==> flow/design.v <==
module converter_ascii_number (
	input [7:0] ascii_in,
	output[7:0] number_out);
	assign number_out = ascii_in;
endmodule
module operator_converter (
	input [7:0] in,
	output [7:0] out
);
localparam ADD = 0,
			SUB = 1,
			MULT = 2,
			DIV = 3;
assign out = (in == 8'd20) ? ADD : (in == 8'd21) ? SUB : (in == 8'd22) ? MULT : DIV;
endmodule
module convert_to_number
(
	input [7:0] num0,
	input [7:0] num1,
	input [7:0] num2,
	input [1:0] mode,
	output reg [7:0] out
);
always @(*) begin
	if (mode == 2'd0) begin
		out = num0;
	end
	else if (mode == 2'd1) begin
		out = num0*10 + num1;
	end
	else begin
		out = num0*100 + num1*10 + num2;
	end
end
endmodule
module divider (
	input clk,
	output rfd,
	input [7:0] dividend,
	input [7:0] divisor,
	output [7:0] quotient,
	output [7:0] fractional
);
	assign rfd = 1'b1;
	assign quotient = (divisor == 8'd0) ? 8'hFF : dividend / divisor;
	assign fractional = (divisor == 8'd0) ? dividend : dividend % divisor;
endmodule
module stack #(parameter size = 100)(
	input rst,
	input clk,
	input [7:0] data_in,
	input push_en,
	input pop_en,
	output [7:0] data_out,
	output is_empty	
);
	reg [7: 0] mem[size-1:0];
	reg[7:0] sp;
	always @(posedge clk) begin : proc_push
		if (rst)
			sp <= 0;
		else begin
			if (push_en) begin
				mem[sp] <= data_in;
				sp <= sp + 1;
			end
			if (pop_en) begin
					sp <= sp - 1'd1;
			end
		end
	end
	assign is_empty = (sp == 0);
	assign data_out = is_empty ? 8'd0 : mem[sp-1];
endmodule
module datapath (
	input clk,
	input rst,
	input num0_en,
	input num1_en,
	input num2_en,
	input index_cnt,
	input sel,
	input [1:0] mode,
	input operand_push,
	input operand_pop,
	input operator_push,
	input operator_pop,
	input num_clr,
	input result_en,
	input op1_en,
	input op2_en,
	input operator_en,
	output is_operand,
	output is_operator,
	output is_lt,
	output is_empty,
	output is_hash,
	output [7:0] data_out,
	output [7:0] rm,
	output rfd,
	output is_div,
	output op_is_empty,
	input [7:0] rom_data_in,
	output [6:0] rom_addr
);
localparam ADD = 0,
			SUB = 1,
			MULT = 2,
			DIV = 3;
wire [7:0] rom_data;
wire [7:0] converted_operator;
wire [7:0] converted_asci;
wire [7:0] convereted_decimal;
wire [7:0] top_operator;
wire [7:0] top_operand;
wire [7:0] operand_data_in;
wire [7:0] operator_data_in;
wire [7:0] divider_out, fractional;
wire operand_empty;
reg [7:0] num0, num1, num2;
reg [6:0] rom_index;
reg [7:0] result;
reg [7:0] op1, op2;
reg [7:0] operator;
assign rm = op2;
assign op_is_empty = is_empty;
assign rom_data = rom_data_in;
assign rom_addr = rom_index;
converter_ascii_number ascii_converter(rom_data, converted_asci);
convert_to_number decimal_converter(num0, num1, num2, mode, convereted_decimal);
operator_converter operator_converter(rom_data, converted_operator);
stack operands(.rst(rst), .clk(clk), .data_in(operand_data_in), .push_en(operand_push), .pop_en(operand_pop), .data_out(top_operand), .is_empty(operand_empty));
stack operators(.rst(rst), .clk(clk), .data_in(converted_operator), .push_en(operator_push), .pop_en(operator_pop), .data_out(top_operator), .is_empty(is_empty));
divider divider (
	.clk(clk),  
	.rfd(rfd),  
	.dividend(op1),  
	.divisor(op2),  
	.quotient(divider_out),  
	.fractional(fractional)
);  
assign is_div = top_operator == DIV;
assign data_out = top_operand;
assign operand_data_in = sel ? result : convereted_decimal;
assign is_operand = (rom_data >= 0 && rom_data < 10) ? 1 : 0;
assign is_operator = (rom_data >= 20 && rom_data <= 30) ? 1 : 0;
assign is_hash = rom_data == 8'd10;
assign is_lt = is_empty? 0: (converted_operator==ADD && (top_operator==SUB || top_operator==MULT || top_operator==DIV))
 		|| (converted_operator==SUB && (top_operator==MULT || top_operator==DIV)) 
		|| (converted_operator==DIV && (top_operator==MULT || top_operator==DIV));
always @(posedge clk) begin
	if (rst || num_clr) begin
		num0 <= 0;
		num1 <= 0;
		num2 <= 0;
	end
	else if (num0_en)
		num0 <= rom_data;
	else if (num1_en)
		num1 <= rom_data;
	else if (num2_en)
		num2 <= rom_data;
end
always @(posedge clk) begin
	if (rst) begin
		op1 <= 0;
		op2 <= 0;
	end
	else if (op1_en)
		op1 <= top_operand;
	else if (op2_en)
		op2 <= top_operand; 
end
always @(posedge clk) begin
	if (rst)
		operator <= 0;
	else if (operator_en)
		operator <= top_operator;
end
always @(posedge clk) begin
	if (rst)
		rom_index <= 0;
	else if (index_cnt)
		rom_index <= rom_index + 1;
end
always @(*) begin
	result = 0;
	begin
		if (operator == ADD) result = op1 + op2;
		else if (operator == SUB) result = op1 - op2;
		else if (operator == MULT) result = op1 * op2;
		else if (operator == DIV) result = divider_out;
	end
end
endmodule
module controller(
	input clk,
	input rst,
	input start,
	input is_operand,
	input is_operator,
	input is_lt,
	input is_empty,
	input is_hash,
	input is_div,
	input op_is_empty,
	output reg num0_en,
	output reg num1_en,
	output reg num2_en,
	output reg index_cnt,
	output reg sel,
	output reg operand_push,
	output reg operator_push,
	output reg operand_pop,
	output reg operator_pop,
	output reg num_clr,
	output reg result_en,
	output reg op1_en,
	output reg op2_en,
	output reg operator_en,
	output [1:0] mode,
	output reg done,
	output reg [4:0] ps
);
reg [4:0] ns, div_count;
reg [1:0] count;
assign mode = count-1;
always @(*) begin
	ns = 5'd0;
	case (ps)
		5'd0: if(start) ns = 1;
			else ns = 0;
		5'd1: if(is_operand) ns = 2;
			  else if(is_hash) ns = 9;
		5'd3: if(is_operator && is_lt==0) ns = 8;
				else if(is_operator && is_lt) ns = 17;
				else if (is_operand) ns=2;
			  else if(is_hash) ns = 9;
		5'd8: ns = 1;
		5'd10: if(op_is_empty) ns = 16;
				else ns = 11;
		5'd14: if(is_div &&  div_count<15 ) ns = 5'd14;
				else ns = 5'd15;
		5'd15: if(op_is_empty) ns = 16;
				else ns = 10;
		5'd16: ns = 16;
		5'd22: if(div_count<15 && is_div) ns = 5'd22;
				else ns = 5'd23;
		5'd24: ns = 1;
		default: ns = ps + 1;
	endcase
end
always @(posedge clk) begin
	if (rst) begin
		ps <= 5'd0;
		div_count <= 0;
	end
	else begin
		ps <= ns;
		if (ps==10)
			div_count <= 0;
		if (is_div && ps>10)
			div_count <= div_count + 1;
		if (ps==2)
			count <= count + 1;
		if (ps==1) begin
			count <= 0;
		end
	end
end
always @(*) begin
	num0_en = 0;
	num1_en = 0;
	num2_en = 0;
	index_cnt = 0;
	sel = 0;
	operand_push = 0;
	operator_push = 0;
	operand_pop = 0;
	operator_pop = 0;
	num_clr = 0;
	result_en = 0;
	op1_en = 0;
	op2_en = 0;
	operator_en = 0;
	done = 0;
	case (ps)
		5'd1:begin
			num_clr = 1;
		end
		5'd2: begin
			if (count==0)
				num0_en = 1;
			else if(count==1)
				num1_en = 1;
			else if (count==2)
				num2_en = 1;
			index_cnt = 1;
		end
		5'd8: begin
			operand_push = 1;
			operator_push = 1;
			index_cnt = 1;
		end
		5'd9: begin
			operand_push = 1;
		end
		5'd10: begin
			op2_en = 1;
			operator_en = 1;
		end
		5'd11: begin
			operand_pop = 1;
		end
		5'd12: begin
			op1_en = 1;
		end
		5'd13: begin
			operand_pop = 1;
		end
		5'd15: begin
			result_en = 1;
			operator_pop = 1;
			sel = 1;
			operand_push = 1;
		end
		5'd16: begin
			done = 1;
		end
		5'd17: begin
			operand_push = 1;
		end
		5'd18: begin
			op2_en = 1;
			operator_en = 1;
		end
		5'd19: begin
			operand_pop = 1;
		end
		5'd20: begin
			op1_en = 1;
		end
		5'd21: begin
			operand_pop = 1;
		end
		5'd23: begin
			operator_pop = 1;
			result_en = 1;
		end
		5'd24: begin
			sel = 1;
			operand_push = 1;
			operator_push = 1;
			index_cnt = 1;
		end
		default:
			sel = 0;
	endcase
end
endmodule
module calculator
(	
	input clk, 
	input rst,
	input start,
	input [7:0] rom_data,
	output [6:0] rom_addr,
	output done,
	output [7:0] result
);
wire is_operand, is_operator, is_lt, is_empty, is_hash,
	num0_en, num1_en, num2_en, index_cnt, sel, operand_push, operator_push,
	operand_pop, operator_pop, num_clr, result_en, op1_en, op2_en, operator_en, rfd, is_div, op_is_empty;
wire [1:0] mode;
wire [7:0] data_out, inx;
wire [4:0] ps;
controller ctrl(clk, rst, start, is_operand, is_operator, is_lt, is_empty, is_hash, is_div, op_is_empty,
				num0_en, num1_en, num2_en, index_cnt, sel, operand_push, operator_push,
				operand_pop, operator_pop, num_clr, result_en, op1_en, op2_en,
				operator_en, mode, done, ps);
datapath dp(clk, rst, num0_en, num1_en, num2_en, index_cnt, sel, mode, operand_push,
			operand_pop, operator_push, operator_pop, num_clr, result_en, op1_en,
			op2_en, operator_en, is_operand, is_operator, is_lt, is_empty, is_hash, data_out, inx, rfd, is_div, op_is_empty,
			rom_data, rom_addr);
assign result = data_out;
endmodule
-- Tool chain data of calculator
What the tools print for calculator, step after step.
Lines are those of the file above, counted from 1.
The mark n/a stands for no value.
- top module: calculator
- clock port: clk
- cell library: sky130hd
- corner: tt_025C_1v80

-- Elaborated design
Counts by Yosys on the flattened word-level netlist (proc, flatten, opt, wreduce; memories kept). Register bits leave out memories and registers merged into their read ports (data or address). Print and check cells are left out.
Yosys's memory passes give these memory sizes; they may raise the number of words (mostly to a power of two), join words into wider ones and drop unused or constant bits.
- register bits after elaboration: 83
- memory bits (writable) at 1600
- memories kept: 2
- bits of input ports at 11
- output and inout port bits: 16
- cells after elaboration: 184
- memory list (name ; depth ; width ; rd ports ; write ports ; line ; source):
    dp.operands.mem ; 100 ; 8 ; 1 ; 1 ; 57 ; reg [7: 0] mem[size-1:0];
    dp.operators.mem ; 100 ; 8 ; 1 ; 1 ; 57 ;
- noted add/sub/neg operators: 16
- noted multipliers: 4
- div/mod/pow operators at 1
- $lt $le $gt $ge at 6
- eq/ne operators: 35
- noted muxes and demuxes: 64
- noted bitwise logic cells: 5
- reduce/logical cells: 39
- operator list (cell ; number):
    2-to-1 mux 8 bit ; 18
    divider 8 x 8 -> 8 bit ; 1
    multiplier 8 x 8 -> 8 bit ; 1
    multiplier 8 x 3 -> 7 bit with constant B ; 2
    equality test 5 bit with constant B ; 9
    case mux 5 bit (select 9 bit) ; 1
    equality test 5 x 4 -> 1 bit with constant B ; 8
    multiplier 8 x 5 -> 6 bit with constant B ; 1
    zero test 8 bit ; 5
    2-to-1 mux 5 bit ; 7
    equality test 8 x 2 -> 1 bit with constant B ; 4
    adder 8 bit ; 4
    2-to-1 mux 1 bit ; 30
    2-to-1 mux 7 bit ; 4
    equality test 8 x 5 -> 1 bit with constant B ; 3
    adder 8 x 1 -> 8 bit with constant B ; 2
    subtractor 8 x 1 -> 8 bit with constant B ; 2
    equality test 8 x 1 -> 1 bit with constant B ; 2
    subtractor 7 x 1 -> 7 bit with constant B ; 2
    OR reduction 2 bit ; 5
    adder 5 x 1 -> 5 bit with constant B ; 2
    equality test 5 x 2 -> 1 bit with constant B ; 2
    logical AND 1 bit ; 9
    nonzero test 2 bit ; 4
    >= comparator 8 x 1 -> 1 bit with constant B ; 1
    less-than comparator 8 x 4 -> 1 bit with constant B ; 1
    equality test 8 x 4 -> 1 bit with constant B ; 1
    >= comparator 8 x 5 -> 1 bit with constant B ; 1
Not listed: further kinds 21, cells in them 38.

-- Depth
Depth = most cells in a row (Yosys ltp): at word level without a register or memory, in the mapped netlist without a sequential cell, where the memories' decode and read muxes count.
- noted depth after elaboration: 13
- ABC_AREA: 0
- mapped depth at 57
- depth with buffers taken out at 56

-- Netlist
Source: synth_stat.txt of the flow (Yosys; design flattened, memories mapped). It holds for the ABC_AREA given above (unset counts as 0); a run with the other value may have another netlist.
- mapped cells at 2760
- noted mapped area: 47456.8 sq um
- sequential area: 31590.3 sq um
- flip-flop cells at 1077
- noted buffer cells: 140
- cells by type (cell type ; number ; area in all (sq um)):
    sky130_fd_sc_hd__edfxtp_1 ; 1002 ; 3.01E+04
    sky130_fd_sc_hd__mux4_2 ; 302 ; 6.8E+03
    sky130_fd_sc_hd__ha_1 ; 125 ; 1564
    sky130_fd_sc_hd__dfxtp_1 ; 75 ; 1501.44
    sky130_fd_sc_hd__nor2_1 ; 284 ; 1.07E+03
    sky130_fd_sc_hd__xnor2_1 ; 60 ; 525.504
    sky130_fd_sc_hd__fa_1 ; 25 ; 500.48
    sky130_fd_sc_hd__mux2i_1 ; 47 ; 470.451
    sky130_fd_sc_hd__nor3_1 ; 86 ; 430.413
    sky130_fd_sc_hd__a21oi_1 ; 71 ; 355.341
    sky130_fd_sc_hd__clkbuf_1 ; 90 ; 337.824
    sky130_fd_sc_hd__inv_1 ; 84 ; 315.302
    sky130_fd_sc_hd__nand2_1 ; 79 ; 296.534
    sky130_fd_sc_hd__mux4_1 ; 10 ; 262.752
    sky130_fd_sc_hd__o21ai_0 ; 48 ; 240.23
    sky130_fd_sc_hd__xor2_1 ; 27 ; 236.477
    sky130_fd_sc_hd__a21o_1 ; 26 ; 195.187
    sky130_fd_sc_hd__buf_2 ; 33 ; 165.158
Other cell types: 62; their cells: 286.
By module: a second synthesis without flattening, with its own total; a netlist apart from the flattened one above.
- noted cell total of the unflattened synthesis: 4039
- noted area total of the unflattened synthesis: 71883.9 sq um
Rows give one instance, submodules left out.
- by module (module ; instances ; cells ; area (sq um) ; sequential area (sq um)):
    stack ; 2 ; 1498 ; 31799.2 ; 24183.2
    datapath ; 1 ; 470 ; 3839.9 ; 1101.1
    divider ; 1 ; 293 ; 2100.8 ; 0.0
    convert_to_number ; 1 ; 135 ; 1168.6 ; 0.0
    controller ; 1 ; 133 ; 1097.3 ; 260.2
    operator_converter ; 1 ; 12 ; 78.8 ; 0.0
    calculator ; 1 ; 0 ; 0.0 ; 0.0

-- Path before layout
OpenSTA on the mapped netlist: ideal clock, no wires. The path of least setup slack (recovery checks aside). Input and output delay are each 20% of the period. Register names are those of the netlist, which keeps one name where synthesis merged equal registers.
- kind: register -> register
- start: reg dp.op2[7]
- end: mem dp.operands.mem[0][0]
- period: 12000 ps
- noted library setup time: 1005 ps
- time at the first pin: 0 ps
- noted data arrival time: 14326 ps
- noted data required time: 10995 ps
- noted slack: -3330 ps
- noted path delay: 15331 ps
- stages on the path at 47
- noted path buffers: 1
- period reached after synthesis at 15330 ps
"path delay" = arrival - input delay + setup time.
"stages on the path" counts driving pins, that of a launching flip-flop among them; a cell with two outputs on the path counts twice.
"period reached after synthesis" = period - worst setup slack (recovery checks aside). The figure is calculated, with input and output delays left at 20% of the set period.
- cell sequence: sky130_fd_sc_hd__dfxtp_1 -> sky130_fd_sc_hd__nor4_1 -> sky130_fd_sc_hd__nand2_1 -> sky130_fd_sc_hd__nor2_1 -> sky130_fd_sc_hd__a21oi_1 -> sky130_fd_sc_hd__ha_1 -> sky130_fd_sc_hd__or3_1 -> sky130_fd_sc_hd__nand3_1 -> sky130_fd_sc_hd__o221ai_1 -> sky130_fd_sc_hd__ha_1 -> sky130_fd_sc_hd__o21a_1 -> sky130_fd_sc_hd__o211ai_1 -> sky130_fd_sc_hd__mux2_2 -> sky130_fd_sc_hd__ha_1 -> sky130_fd_sc_hd__o21a_1 -> sky130_fd_sc_hd__o21a_1 -> sky130_fd_sc_hd__o21ai_1 -> sky130_fd_sc_hd__mux2_2 -> (+11 left out) -> sky130_fd_sc_hd__o211ai_1 -> sky130_fd_sc_hd__clkbuf_1 -> sky130_fd_sc_hd__mux2_2 -> sky130_fd_sc_hd__ha_1 -> sky130_fd_sc_hd__o21a_1 -> sky130_fd_sc_hd__o21ai_0 -> sky130_fd_sc_hd__a21boi_0 -> sky130_fd_sc_hd__o211ai_1 -> sky130_fd_sc_hd__nand2_1 -> sky130_fd_sc_hd__mux2_2 -> sky130_fd_sc_hd__ha_1 -> sky130_fd_sc_hd__a21o_1 -> sky130_fd_sc_hd__a21o_1 -> sky130_fd_sc_hd__a21o_1 -> sky130_fd_sc_hd__a21o_1 -> sky130_fd_sc_hd__a21o_1 -> sky130_fd_sc_hd__a211oi_1 -> sky130_fd_sc_hd__o31ai_1
- ends and longest elaborated chain, after synthesis (item ; line ; source):
    from (decl) ; 123 ; reg [7:0] op1, op2;
    from (assign) ; 167 ; op2 <= 0;
    from (assign) ; 172 ; op2 <= top_operand;
    to (decl) ; 57 ; reg [7: 0] mem[size-1:0];
Chain of elaborated cells between the ends: none given.

-- Path in the finished layout
Path of least setup slack in the final report of stored run 1 (OpenROAD, finished layout, wires in). Where an end is a register, its clock arrival counts in the times.
The path's times are printed in steps of 10 ps; the period is the one set.
- kind: register -> register
- start: reg dp.op2[0]
- end: mem dp.operands.mem[62][0]
- period: 14300 ps
- noted library setup time: 370 ps
- time at the first pin: 680 ps
- noted data arrival time: 13340 ps
- noted data required time: 14620 ps
- noted slack: 1270 ps
- stages on the path at 52
- noted path buffers: 2
Between the ends stands the longest chain of elaborated cells between them, by number of cells; it is not shown to be the way that was timed. Of several equally long chains one is given.
A line is the first line of the expression or statement that the cell stems from. Yosys adds cells for indexed reads and writes and turns some case tables into memories.
- cell sequence: sky130_fd_sc_hd__dfxtp_1 -> sky130_fd_sc_hd__inv_1 -> sky130_fd_sc_hd__ha_1 -> sky130_fd_sc_hd__a41oi_1 -> sky130_fd_sc_hd__a21oi_1 -> sky130_fd_sc_hd__ha_1 -> sky130_fd_sc_hd__or3_1 -> sky130_fd_sc_hd__nand3_1 -> sky130_fd_sc_hd__o221ai_1 -> sky130_fd_sc_hd__ha_1 -> sky130_fd_sc_hd__o21a_1 -> sky130_fd_sc_hd__o211ai_1 -> sky130_fd_sc_hd__nand2_1 -> sky130_fd_sc_hd__o21ai_0 -> sky130_fd_sc_hd__ha_1 -> sky130_fd_sc_hd__o21a_1 -> sky130_fd_sc_hd__o21a_1 -> sky130_fd_sc_hd__o21a_1 -> (+16 left out) -> sky130_fd_sc_hd__buf_4 -> sky130_fd_sc_hd__mux2_2 -> sky130_fd_sc_hd__ha_1 -> sky130_fd_sc_hd__o21a_1 -> sky130_fd_sc_hd__o21ai_0 -> sky130_fd_sc_hd__a21boi_0 -> sky130_fd_sc_hd__o211ai_1 -> sky130_fd_sc_hd__nand2_1 -> sky130_fd_sc_hd__mux2_2 -> sky130_fd_sc_hd__ha_1 -> sky130_fd_sc_hd__a21o_1 -> sky130_fd_sc_hd__a21o_1 -> sky130_fd_sc_hd__a21o_1 -> sky130_fd_sc_hd__a21o_1 -> sky130_fd_sc_hd__a21o_1 -> sky130_fd_sc_hd__a211oi_1 -> sky130_fd_sc_hd__o31ai_4 -> sky130_fd_sc_hd__buf_6
- length of the longest elaborated chain at 9
- elaborated cells between the ends (all ways) at 13
- classes of those cells: add/sub: 2; mul: 1; div: 1; mux: 8; reduce/logical: 1
- ends and longest elaborated chain, post-layout (item ; line ; source):
    from (decl) ; 123 ; reg [7:0] op1, op2;
    from (assign) ; 167 ; op2 <= 0;
    from (assign) ; 172 ; op2 <= top_operand;
    divider 8 x 8 -> 8 bit ; 45 ; assign quotient = (divisor == 8'd0) ? 8'hFF : dividend / divisor;
    2-to-1 mux 8 bit ; 45 ;
    2-to-1 mux 8 bit ; 192 ; else if (operator == DIV) result = divider_out;
    2-to-1 mux 8 bit ; 191 ; else if (operator == MULT) result = op1 * op2;
    2-to-1 mux 8 bit ; 190 ; else if (operator == SUB) result = op1 - op2;
    2-to-1 mux 8 bit ; 189 ; if (operator == ADD) result = op1 + op2;
    2-to-1 mux 8 bit ; 144 ; assign operand_data_in = sel ? result : convereted_decimal;
    2-to-1 mux 8 bit ; 63 ; if (push_en) begin
    2-to-1 mux 8 bit ; 60 ; if (rst)
    to (decl) ; 57 ; reg [7: 0] mem[size-1:0];
Nets of the timed path that keep an RTL name, with a line that drives or declares them; the list need not be complete.
- named nets, post-layout (signal ; line):
    dp.operand_data_in[0] ; 144

# Flow runs of calculator

2 stored runs of calculator in the flow (synthesis by Yosys, layout by OpenROAD, sky130hd cells), in arbitrary order. Constraints: input delay and output delay 20% of the set period each, output load 0.01 pF.
"worst setup path time" is the time allowed to the run's worst setup path (the clock period less input and output delay, where it has them) less its slack. Clock arrival times count: a late capture clock shortens it, a late launch clock lengthens it.
"total power after layout": no workload was simulated; the value follows from the tool's default switching activity.
"worst setup path time" is known to 10 ps.

Stored run 1

==> flow/run.sh <==
#!/bin/bash
# the make line also repeats the synthesis and layout settings of config.mk as NAME=value (left out here)
make -C /OpenROAD-flow-scripts/flow DESIGN_CONFIG=/design/flow/config.mk WORK_HOME=/design/flow/orfs CLKGATE_MAP_FILE= finish
==> flow/config.mk <==
export PLATFORM = sky130hd
export DESIGN_NAME = calculator
export DESIGN_NICKNAME = calculator
export VERILOG_FILES = /design/flow/design.v
export SDC_FILE = /design/flow/constraint.sdc
export NUM_CORES = 4
export LEC_CHECK = 0
export CAP_MARGIN = 25
export CORE_ASPECT_RATIO = 1.63
export CORE_MARGIN = 2
export CORE_UTILIZATION = 18
export SLEW_MARGIN = 35
==> flow/constraint.sdc <==
create_clock -name core_clock -period 14.3 [get_ports {clk}]
set_input_delay 2.8600 -clock core_clock [delete_from_list [all_inputs] [get_ports {clk}]]
set_output_delay 2.8600 -clock core_clock [all_outputs]
set_load 0.01 [all_outputs]

Measured in stored run 1:
- noted the final worst hold slack: 502 ps
- die outline area: 267896.0 sq um
- synthesis area: 47456.8 sq um
- total negative setup slack at 0 ps
- noted the worst setup path time: 13030 ps
- type of the worst setup path: register -> register
- noted the worst slack on setup checks: 1275 ps
- standard-cell area after layout: 55788.5 sq um
- total power after layout at 8578 µW

Stored run 2

==> flow/run.sh <==
#!/bin/bash
# the make line also repeats the synthesis and layout settings of config.mk as NAME=value (left out here)
make -C /OpenROAD-flow-scripts/flow DESIGN_CONFIG=/design/flow/config.mk WORK_HOME=/design/flow/orfs CLKGATE_MAP_FILE= finish
==> flow/config.mk <==
export PLATFORM = sky130hd
export DESIGN_NAME = calculator
export DESIGN_NICKNAME = calculator
export VERILOG_FILES = /design/flow/design.v
export SDC_FILE = /design/flow/constraint.sdc
export NUM_CORES = 4
export LEC_CHECK = 0
export ABC_AREA = 0
export CAP_MARGIN = 20
export CELL_PAD_IN_SITES_DETAIL_PLACEMENT = 1
export CORE_ASPECT_RATIO = 0.92
export CORE_MARGIN = 2
export CORE_UTILIZATION = 44
export CTS_CLUSTER_DIAMETER = 395
export GPL_TIMING_DRIVEN = 0
export MIN_ROUTING_LAYER = met2
export PLACE_DENSITY_LB_ADDON = 0.09
export SLEW_MARGIN = 35
export TNS_END_PERCENT = 60
==> flow/constraint.sdc <==
create_clock -name core_clock -period 12.0 [get_ports {clk}]
set_input_delay 2.4000 -clock core_clock [delete_from_list [all_inputs] [get_ports {clk}]]
set_output_delay 2.4000 -clock core_clock [all_outputs]
set_load 0.01 [all_outputs]

Measured in stored run 2:
- noted the final worst hold slack: 512 ps
- die outline area: 110502.0 sq um
- synthesis area: 47456.8 sq um
- total negative setup slack at 0 ps
- noted the worst setup path time: 11780 ps
- type of the worst setup path: register -> register
- noted the worst slack on setup checks: 215 ps
- standard-cell area after layout: 54967.7 sq um
- total power after layout at 10888 µW
